==> flow/design.v <==
`timescale 1ns / 1ps
module accelerator (
    input  wire clk,
    input  wire rst_n,
    input  wire in_valid,
    input  wire [31:0] in_data,
    output wire in_ready,
    output wire out_valid,
    output wire [31:0] out_data,
    input  wire out_ready
);
parameter MAX_SHAPES = 8;
parameter MAX_REGION_W = 64;
parameter MAX_REGION_H = 64;
parameter MAX_SHAPE_CELLS = 16;
function integer clog2;
    input integer value;
    integer v;
    begin
        v = value - 1;
        for (clog2 = 0; v > 0; clog2 = clog2 + 1)
            v = v >> 1;
    end
endfunction
localparam integer SHAPE_IDX_W = clog2(MAX_SHAPES + 1);
localparam ST_IDLE        = 3'd0;
localparam ST_LOAD_SHAPES = 3'd1;
localparam ST_LOAD_REGION = 3'd2;
localparam ST_OUTPUT      = 3'd3;
reg [2:0] state;
reg [15:0] num_shapes;
reg [15:0] num_regions;
reg [15:0] regions_seen;
reg [31:0] regions_that_fit;
reg [7:0] shape_num_cells [0:MAX_SHAPES-1];
reg [SHAPE_IDX_W-1:0] shape_idx;
reg [1:0] shape_substate;  
reg [7:0] cells_remaining;
reg [15:0] region_w;
reg [15:0] region_h;
reg [7:0] region_q [0:MAX_SHAPES-1];
reg [1:0] region_substate;  
integer i;
wire accept = in_valid && in_ready;
wire shape_loading_done = (shape_idx >= num_shapes);
wire region_loading_done = (regions_seen >= num_regions);
assign in_ready =
    (state == ST_IDLE)        ? 1'b1 :
    (state == ST_LOAD_SHAPES) ? !shape_loading_done :
    (state == ST_LOAD_REGION) ? !region_loading_done :
    1'b0;  
assign out_valid = (state == ST_OUTPUT);
assign out_data  = regions_that_fit;
always @(posedge clk) begin
    if (!rst_n) begin
        state <= ST_IDLE;
        num_shapes <= 16'd0;
        num_regions <= 16'd0;
        regions_seen <= 16'd0;
        regions_that_fit <= 32'd0;
        shape_idx <= {SHAPE_IDX_W{1'b0}};
        shape_substate <= 2'd0;
        cells_remaining <= 8'd0;
        region_substate <= 2'd0;
        region_w <= 16'd0;
        region_h <= 16'd0;
        for (i = 0; i < MAX_SHAPES; i = i + 1) begin
            shape_num_cells[i] <= 8'd0;
            region_q[i] <= 8'd0;
        end
    end else begin
        case (state)
            ST_IDLE: begin
                if (accept) begin
                    num_shapes <= (in_data[15:0] > MAX_SHAPES) ? MAX_SHAPES : in_data[15:0];
                    num_regions <= in_data[31:16];
                    regions_seen <= 16'd0;
                    regions_that_fit <= 32'd0;
                    shape_idx <= {SHAPE_IDX_W{1'b0}};
                    shape_substate <= 2'd0;
                    cells_remaining <= 8'd0;
                    region_substate <= 2'd0;
                    state <= ST_LOAD_SHAPES;
                end
            end
            ST_LOAD_SHAPES: begin
                if (shape_idx >= num_shapes) begin
                    region_substate <= 2'd0;
                    state <= ST_LOAD_REGION;
                end else if (accept) begin
                    case (shape_substate)
                        2'd0: begin
                            shape_num_cells[shape_idx] <= in_data[23:16];
                            cells_remaining <= in_data[23:16];
                            if (in_data[23:16] == 0) begin
                                shape_idx <= shape_idx + 1'b1;
                                shape_substate <= 2'd0;
                            end else begin
                                shape_substate <= 2'd1;
                            end
                        end
                        2'd1: begin
                            if (cells_remaining <= 8'd4) begin
                                cells_remaining <= 8'd0;
                                shape_idx <= shape_idx + 1'b1;
                                shape_substate <= 2'd0;
                            end else begin
                                cells_remaining <= cells_remaining - 8'd4;
                                shape_substate <= 2'd1;
                            end
                        end
                        default: shape_substate <= 2'd0;
                    endcase
                end
            end
            ST_LOAD_REGION: begin
                if (regions_seen >= num_regions) begin
                    state <= ST_OUTPUT;
                end else if (accept) begin
                    case (region_substate)
                        2'd0: begin
                            region_w <= in_data[15:0];
                            region_h <= in_data[31:16];
                            for (i = 0; i < MAX_SHAPES; i = i + 1) begin
                                region_q[i] <= 8'd0;
                            end
                            region_substate <= 2'd1;
                        end
                        2'd1: begin
                            region_q[0] <= in_data[7:0];
                            if (MAX_SHAPES > 1) region_q[1] <= in_data[15:8];
                            if (MAX_SHAPES > 2) region_q[2] <= in_data[23:16];
                            if (MAX_SHAPES > 3) region_q[3] <= in_data[31:24];
                            region_substate <= 2'd2;
                        end
                        2'd2: begin
                            if (MAX_SHAPES > 4) region_q[4] <= in_data[7:0];
                            if (MAX_SHAPES > 5) region_q[5] <= in_data[15:8];
                            if (MAX_SHAPES > 6) region_q[6] <= in_data[23:16];
                            if (MAX_SHAPES > 7) region_q[7] <= in_data[31:24];
                            begin : area_calc_block
                                reg [31:0] ra;
                                reg [31:0] ta;
                                integer k;
                                ra = region_w * region_h;
                                ta = 32'd0;
                                for (k = 0; (k < MAX_SHAPES) && (k < 4); k = k + 1) begin
                                    ta = ta + (shape_num_cells[k] * region_q[k]);
                                end
                                if (MAX_SHAPES > 4) ta = ta + (shape_num_cells[4] * in_data[7:0]);
                                if (MAX_SHAPES > 5) ta = ta + (shape_num_cells[5] * in_data[15:8]);
                                if (MAX_SHAPES > 6) ta = ta + (shape_num_cells[6] * in_data[23:16]);
                                if (MAX_SHAPES > 7) ta = ta + (shape_num_cells[7] * in_data[31:24]);
                                if (ta <= ra) begin
                                    regions_that_fit <= regions_that_fit + 1'b1;
                                end
                            end
                            regions_seen <= regions_seen + 1'b1;
                            region_substate <= 2'd0;
                        end
                        default: region_substate <= 2'd0;
                    endcase
                end
            end
            ST_OUTPUT: begin
                if (out_valid && out_ready) begin
                    state <= ST_IDLE;
                end
            end
            default: state <= ST_IDLE;
        endcase
    end
end
endmodule
`timescale 1ns / 1ps
module day12_top #(
    parameter MAX_REGION_W = 64,
    parameter MAX_REGION_H = 64
) (
    input  wire clk,
    input  wire rst_n,
    input  wire in_valid,
    input  wire [31:0] in_data,
    output wire in_ready,
    output wire out_valid,
    output wire [31:0] out_data,
    input  wire out_ready
);
accelerator #(
    .MAX_REGION_W(MAX_REGION_W),
    .MAX_REGION_H(MAX_REGION_H)
) accel (
    .clk(clk),
    .rst_n(rst_n),
    .in_valid(in_valid),
    .in_data(in_data),
    .in_ready(in_ready),
    .out_valid(out_valid),
    .out_data(out_data),
    .out_ready(out_ready)
);
endmodule
# --- Step by step through the tools: day12_top ---
# What the tools print for day12_top, step after step.
# Lines are those of the file above, counted from 1.
# Operators: Yosys type, input widths -> output width; for muxes data width and select width s.
# Library cell names are shortened.
setup:
  design: "day12_top"
  clock_port: "clk"
  library: "sky130hd"
  lib_corner: "tt_025C_1v80"

# --- After elaboration ---
# Yosys after proc, flatten, opt, wreduce and memory -nomap, before mapping. Print and check cells are not counted. Equal cells are merged and count once.
# Yosys's memory passes give these memory sizes; they may raise the number of words (mostly to a power of two), join words into wider ones and drop unused or constant bits.
classes:
  addsub: 11
  mul: 9
  compare: 5
  equal: 19
  muxes: 85
  logic: 1
  reduce_and_logical: 22
ops:
  columns: ["op", "count"]
  rows:
  - ["$mul 8x8->16", 8]
  - ["$mux 32", 25]
  - ["$mul 16x16->32", 1]
  - ["$add 32x32->32", 7]
  - ["$pmux 8 s2", 6]
  - ["$mux 16", 5]
  - ["$mux 8", 9]
  - ["$pmux 32 s2", 1]
  - ["$add 32x1->32 const B", 1]
  - ["$le 32x32->1", 1]
  - ["$pmux 16 s2", 1]
  - ["$mux 3", 9]
  - ["$mux 4", 5]
  - ["$add 16x1->16 const B", 1]
  - ["$ge 16x16->1", 1]
  - ["$gt 16x4->1 const B", 1]
  - ["$ge 4x16->1", 1]
  - ["$reduce_and 4->1", 4]
  - ["$pmux 4 s2", 2]
  - ["$reduce_and 5->1", 3]
  - ["$pmux 3 s4", 1]
  - ["$pmux 2 s2", 3]
  - ["$mux 2", 6]
  - ["$mux 1", 11]
  - ["$ne 2x1->1 const B", 5]
  - ["$ne 2x2->1 const B", 5]
  - ["$ne 3x3->1 const B", 3]
  - ["$sub 8x3->8 const B", 1]
# Not listed: further kinds 18, cells in them 25.
word_totals:
  reg_bits: 163
  ram_bits: 64
  n_memories: 1
  inputBits: 36
  output_inout_bits: 34
mem_list:
  columns: ["name", "words", "width", "line", "text"]
  rows:
  - ["accel.shape_num_cells", 8, 8, 35, "reg [7:0] shape_num_cells [0:MAX_SHAPES-1];"]

# --- Depth ---
# Longest topological path by Yosys (ltp), each cell counted once; first at word level (registers and memories cut), then after technology mapping (sequential cells cut; the memories' decode and read muxes count).
depth:
  depth_word: 34
  abc_area: 0
  ltp_mapped: 57
  ltp_nobuf: 54

# --- After synthesis ---
# Yosys stat after the flow's synthesis: flattened, memories mapped to cells. It holds for the ABC_AREA given above (unset counts as 0); a run with the other value may have another netlist.
by_type:
  columns: ["type", "count"]
  rows:
  - ["fa_1", 532]
  - ["ha_1", 506]
  - ["dfxtp_1", 165]
  - ["and2_1", 523]
  - ["inv_1", 705]
  - ["edfxtp_1", 64]
  - ["nand2_1", 478]
  - ["xnor2_1", 147]
  - ["a21oi_1", 185]
  - ["clkbuf_1", 150]
  - ["nor2_1", 138]
  - ["o21ai_0", 101]
  - ["a21o_1", 54]
  - ["xor2_1", 45]
  - ["nand3_1", 78]
  - ["a22o_1", 32]
  - ["o21a_1", 36]
  - ["or4_1", 33]
# Not listed: further types 66, cells in them 401.
synth_totals:
  cell_count: 4373
  area_um2: 38687.1
  seqArea_um2: 5225.0
  ff_cells: 229
# By module: a second synthesis without flattening, with its own total; a netlist apart from the flattened one above.
hier_totals:
  cells_unflattened: 4170
  area_unflattened_um2: 37758.7
# Each row is one instance without its submodules.
modules:
  columns: ["mod", "n_inst", "n_cells", "area_um2", "mod_seq_area_um2"]
  rows:
  - ["accelerator", 1, 4170, 37758.7, 5225.0]
  - ["day12_top", 1, 0, 0.0, 0.0]

# --- Timing after synthesis ---
# OpenSTA on the mapped netlist: ideal clock, no wires. The path of least setup slack (recovery checks aside). Input and output delay are each 20% of the period. Register names are those of the netlist, which keeps one name where synthesis merged equal registers.
synth_timing:
  kind: "input -> register"
  startpoint: "input port in_data[2]"
  endpoint: "register accel.regions_that_fit[19]"
  clock_period_ps: 14500
  setup_ps: 71
  launch_ps: 2900
  t_arrival_ps: 14030
  t_required_ps: 14429
  path_slack_ps: 398
  path_delay_ps: 11201
  driving_pins: 52
  n_path_buf: 3
  synth_period_reached_ps: 14102
# "path_delay_ps" = arrival - input delay + setup time.
# "driving_pins": output pins that drive a net of the path, with the launching flip-flop's if there is one; two outputs of one cell count as two.
# "synth_period_reached_ps" = period - worst setup slack (recovery checks aside). The figure is calculated, with input and output delays left at 20% of the set period.
# The rows between start and end are the longest chain of elaborated cells between them; the timing report does not say that the signal goes this way. Where chains are equally long, one stands for them.
# Each line given opens the expression or statement behind the cell; cells for indexed reads and writes are added by Yosys, which also makes memories of some case tables.
# At most two assigning lines are given for a register; there are more.
synth_via:
  cell_sequence: "clkbuf_1 > and2_1 > fa_1 > inv_1 > fa_1 > fa_1 > fa_1 > inv_1 > ha_1 > inv_1 > xnor2_1 > fa_1 > fa_1 > fa_1 > inv_1 > ha_1 > nor3_1 > a21oi_1 > [16 not listed] > o21ai_0 > a31oi_1 > o2bb2a_1 > o22ai_1 > xnor2_1 > ha_1 > a21o_1 > a21oi_1 > a221o_1 > a311o_1 > a31oi_1 > o2111a_1 > nand4_1 > a2111oi_4 > buf_6 > buf_12 > o31ai_1 > a21oi_2"
  elab_chain_cells: 31
  cone_cells: 33
  lines_between: 10
synth_rtl:
  columns: ["item", "line", "text"]
  rows:
  - ["start, declared", 183, "input  wire [31:0] in_data,"]
  - ["$mul 8x8->16", 150, "if (MAX_SHAPES > 4) ta = ta + (shape_num_cells[4] * in_data[7:0]);"]
  - ["$add 32x32->32", 150, null]
  - ["$mux 32", 120, "case (region_substate)"]
  - ["$mux 32", 119, "end else if (accept) begin"]
  - ["$mux 32", 117, "if (regions_seen >= num_regions) begin"]
  - ["$mux 32", 72, "case (state)"]
  - ["$mux 32", 55, "if (!rst_n) begin"]
  - ["[17 not listed]", null, null]
  - ["$mux 32", 55, null]
  - ["$le 32x32->1", 154, "if (ta <= ra) begin"]
  - ["$mux 32", 154, null]
  - ["$mux 32", 120, null]
  - ["$mux 32", 119, null]
  - ["$mux 32", 117, null]
  - ["$pmux 32 s2", 72, null]
  - ["end, assigned", 78, "regions_that_fit <= 32'd0;"]
  - ["end, assigned", 155, "regions_that_fit <= regions_that_fit + 1'b1;"]
  - ["end, declared", 34, "reg [31:0] regions_that_fit;"]

# --- Timing after layout ---
# Path of least setup slack in the final report of entry A (OpenROAD, finished layout, wires in). Where an end is a register, its clock arrival counts in the times.
# The report prints the path's times to 10 ps; the period is as set.
layout_timing:
  kind: "input -> register"
  startpoint: "input port in_data[2]"
  endpoint: "register accel.regions_that_fit[11]"
  clock_period_ps: 14100
  setup_ps: 70
  launch_ps: 2820
  t_arrival_ps: 14290
  t_required_ps: 14650
  path_slack_ps: 360
  driving_pins: 53
  n_path_buf: 6
# The rows between start and end are the longest chain of elaborated cells between them; the timing report does not say that the signal goes this way. Where chains are equally long, one stands for them.
# At most two assigning lines are given for a register; there are more.
layout_via:
  cell_sequence: "buf_4 > buf_4 > and2_1 > fa_1 > fa_1 > fa_1 > inv_1 > fa_1 > inv_1 > ha_4 > nor2b_1 > o21a_1 > nor2_2 > xnor2_2 > fa_1 > fa_1 > fa_1 > ha_1 > [17 not listed] > ha_4 > nor2_1 > a2111o_1 > maj3_2 > nor2_2 > ha_1 > nand4_1 > nor3_2 > a221o_1 > a311o_1 > a31oi_1 > o2111a_1 > nand4_1 > a2111oi_4 > buf_6 > clkbuf_16 > o31ai_1 > a21oi_2"
  elab_chain_cells: 31
  cone_cells: 33
  lines_between: 10
layout_rtl:
  columns: ["item", "line", "text"]
  rows:
  - ["start, declared", 183, "input  wire [31:0] in_data,"]
  - ["$mul 8x8->16", 150, "if (MAX_SHAPES > 4) ta = ta + (shape_num_cells[4] * in_data[7:0]);"]
  - ["$add 32x32->32", 150, null]
  - ["$mux 32", 120, "case (region_substate)"]
  - ["$mux 32", 119, "end else if (accept) begin"]
  - ["$mux 32", 117, "if (regions_seen >= num_regions) begin"]
  - ["$mux 32", 72, "case (state)"]
  - ["$mux 32", 55, "if (!rst_n) begin"]
  - ["[17 not listed]", null, null]
  - ["$mux 32", 55, null]
  - ["$le 32x32->1", 154, "if (ta <= ra) begin"]
  - ["$mux 32", 154, null]
  - ["$mux 32", 120, null]
  - ["$mux 32", 119, null]
  - ["$mux 32", 117, null]
  - ["$pmux 32 s2", 72, null]
  - ["end, assigned", 78, "regions_that_fit <= 32'd0;"]
  - ["end, assigned", 155, "regions_that_fit <= regions_that_fit + 1'b1;"]
  - ["end, declared", 34, "reg [31:0] regions_that_fit;"]

Subject: day12_top on sky130hd, stored results

Hello all,

Design day12_top on sky130hd. What follows are 2 stored runs of the flow, each under its own settings; their order means nothing. The constraints put input and output delay at 20% of the set period each and load the outputs with 0.01 pF.
"timing.achieved_period_ps" means the clock period less the worst setup slack. The figure is calculated, with input and output delays left at 20% of the set period.
"critical_path_time_ps" means the part of the period allowed to the worst setup path (the constraints hold back 20% at inputs and 20% at outputs) less its slack; where the path has registers, the arrival times of their clocks count too.
"power.total_uw" rests on the timing tool's default activity at the inputs, not on a simulated workload.
"critical_path_time_ps" is known to 10 ps.

--- entry A ---
==> flow/run.sh <==
#!/bin/bash
# the make line also repeats the synthesis and layout settings of config.mk as NAME=value (left out here)
make -C /OpenROAD-flow-scripts/flow DESIGN_CONFIG=/design/flow/config.mk WORK_HOME=/design/flow/orfs CLKGATE_MAP_FILE= finish
==> flow/config.mk <==
export PLATFORM = sky130hd
export DESIGN_NAME = day12_top
export DESIGN_NICKNAME = day12_top
export VERILOG_FILES = /design/flow/design.v
export SDC_FILE = /design/flow/constraint.sdc
export NUM_CORES = 4
export LEC_CHECK = 0
export CAP_MARGIN = 20
export CORE_MARGIN = 2
export CORE_UTILIZATION = 58
export SLEW_MARGIN = 20
==> flow/constraint.sdc <==
create_clock -name core_clock -period 14.1 [get_ports {clk}]
set_input_delay 2.8200 -clock core_clock [delete_from_list [all_inputs] [get_ports {clk}]]
set_output_delay 2.8200 -clock core_clock [all_outputs]
set_load 0.01 [all_outputs]

==> results, as YAML <==
results:
  post_synth_area_um2: 38687.1
  design.die.area_um2: 68782.9
  finalCellArea_um2: 42977.5
  utilization_pct: 65.3
  final_setup_ws_ps: 362
  tns_ps: 0
  final_hold_ws_ps: 453
  power.total_uw: 7452
  timing.achieved_period_ps: 13738
  critical_path_time_ps: 10920
  worst_path_kind: "input -> register"

--- entry B ---
==> flow/run.sh <==
#!/bin/bash
# the make line also repeats the synthesis and layout settings of config.mk as NAME=value (left out here)
make -C /OpenROAD-flow-scripts/flow DESIGN_CONFIG=/design/flow/config.mk WORK_HOME=/design/flow/orfs CLKGATE_MAP_FILE= finish
==> flow/config.mk <==
export PLATFORM = sky130hd
export DESIGN_NAME = day12_top
export DESIGN_NICKNAME = day12_top
export VERILOG_FILES = /design/flow/design.v
export SDC_FILE = /design/flow/constraint.sdc
export NUM_CORES = 4
export LEC_CHECK = 0
export ABC_AREA = 0
export CAP_MARGIN = 10
export CELL_PAD_IN_SITES_DETAIL_PLACEMENT = 0
export CELL_PAD_IN_SITES_GLOBAL_PLACEMENT = 1
export CORE_ASPECT_RATIO = 1.94
export CORE_MARGIN = 5
export CORE_UTILIZATION = 56
export CTS_CLUSTER_DIAMETER = 290
export GPL_ROUTABILITY_DRIVEN = 0
export HOLD_SLACK_MARGIN = 0.3
export MAX_ROUTING_LAYER = met4
export PLACE_DENSITY = 0.68
export SETUP_SLACK_MARGIN = 0.38
export SLEW_MARGIN = 35
export TNS_END_PERCENT = 55
==> flow/constraint.sdc <==
create_clock -name core_clock -period 11.1 [get_ports {clk}]
set_input_delay 2.2200 -clock core_clock [delete_from_list [all_inputs] [get_ports {clk}]]
set_output_delay 2.2200 -clock core_clock [all_outputs]
set_load 0.01 [all_outputs]

==> results, as YAML <==
results:
  post_synth_area_um2: 38687.1
  design.die.area_um2: 74731.0
  finalCellArea_um2: 45162.1
  utilization_pct: 65.7
  final_setup_ws_ps: -2171
  tns_ps: -68116
  final_hold_ws_ps: 452
  power.total_uw: 10357
  timing.achieved_period_ps: 13271
  critical_path_time_ps: 11050
  worst_path_kind: "input -> register"

Thanks
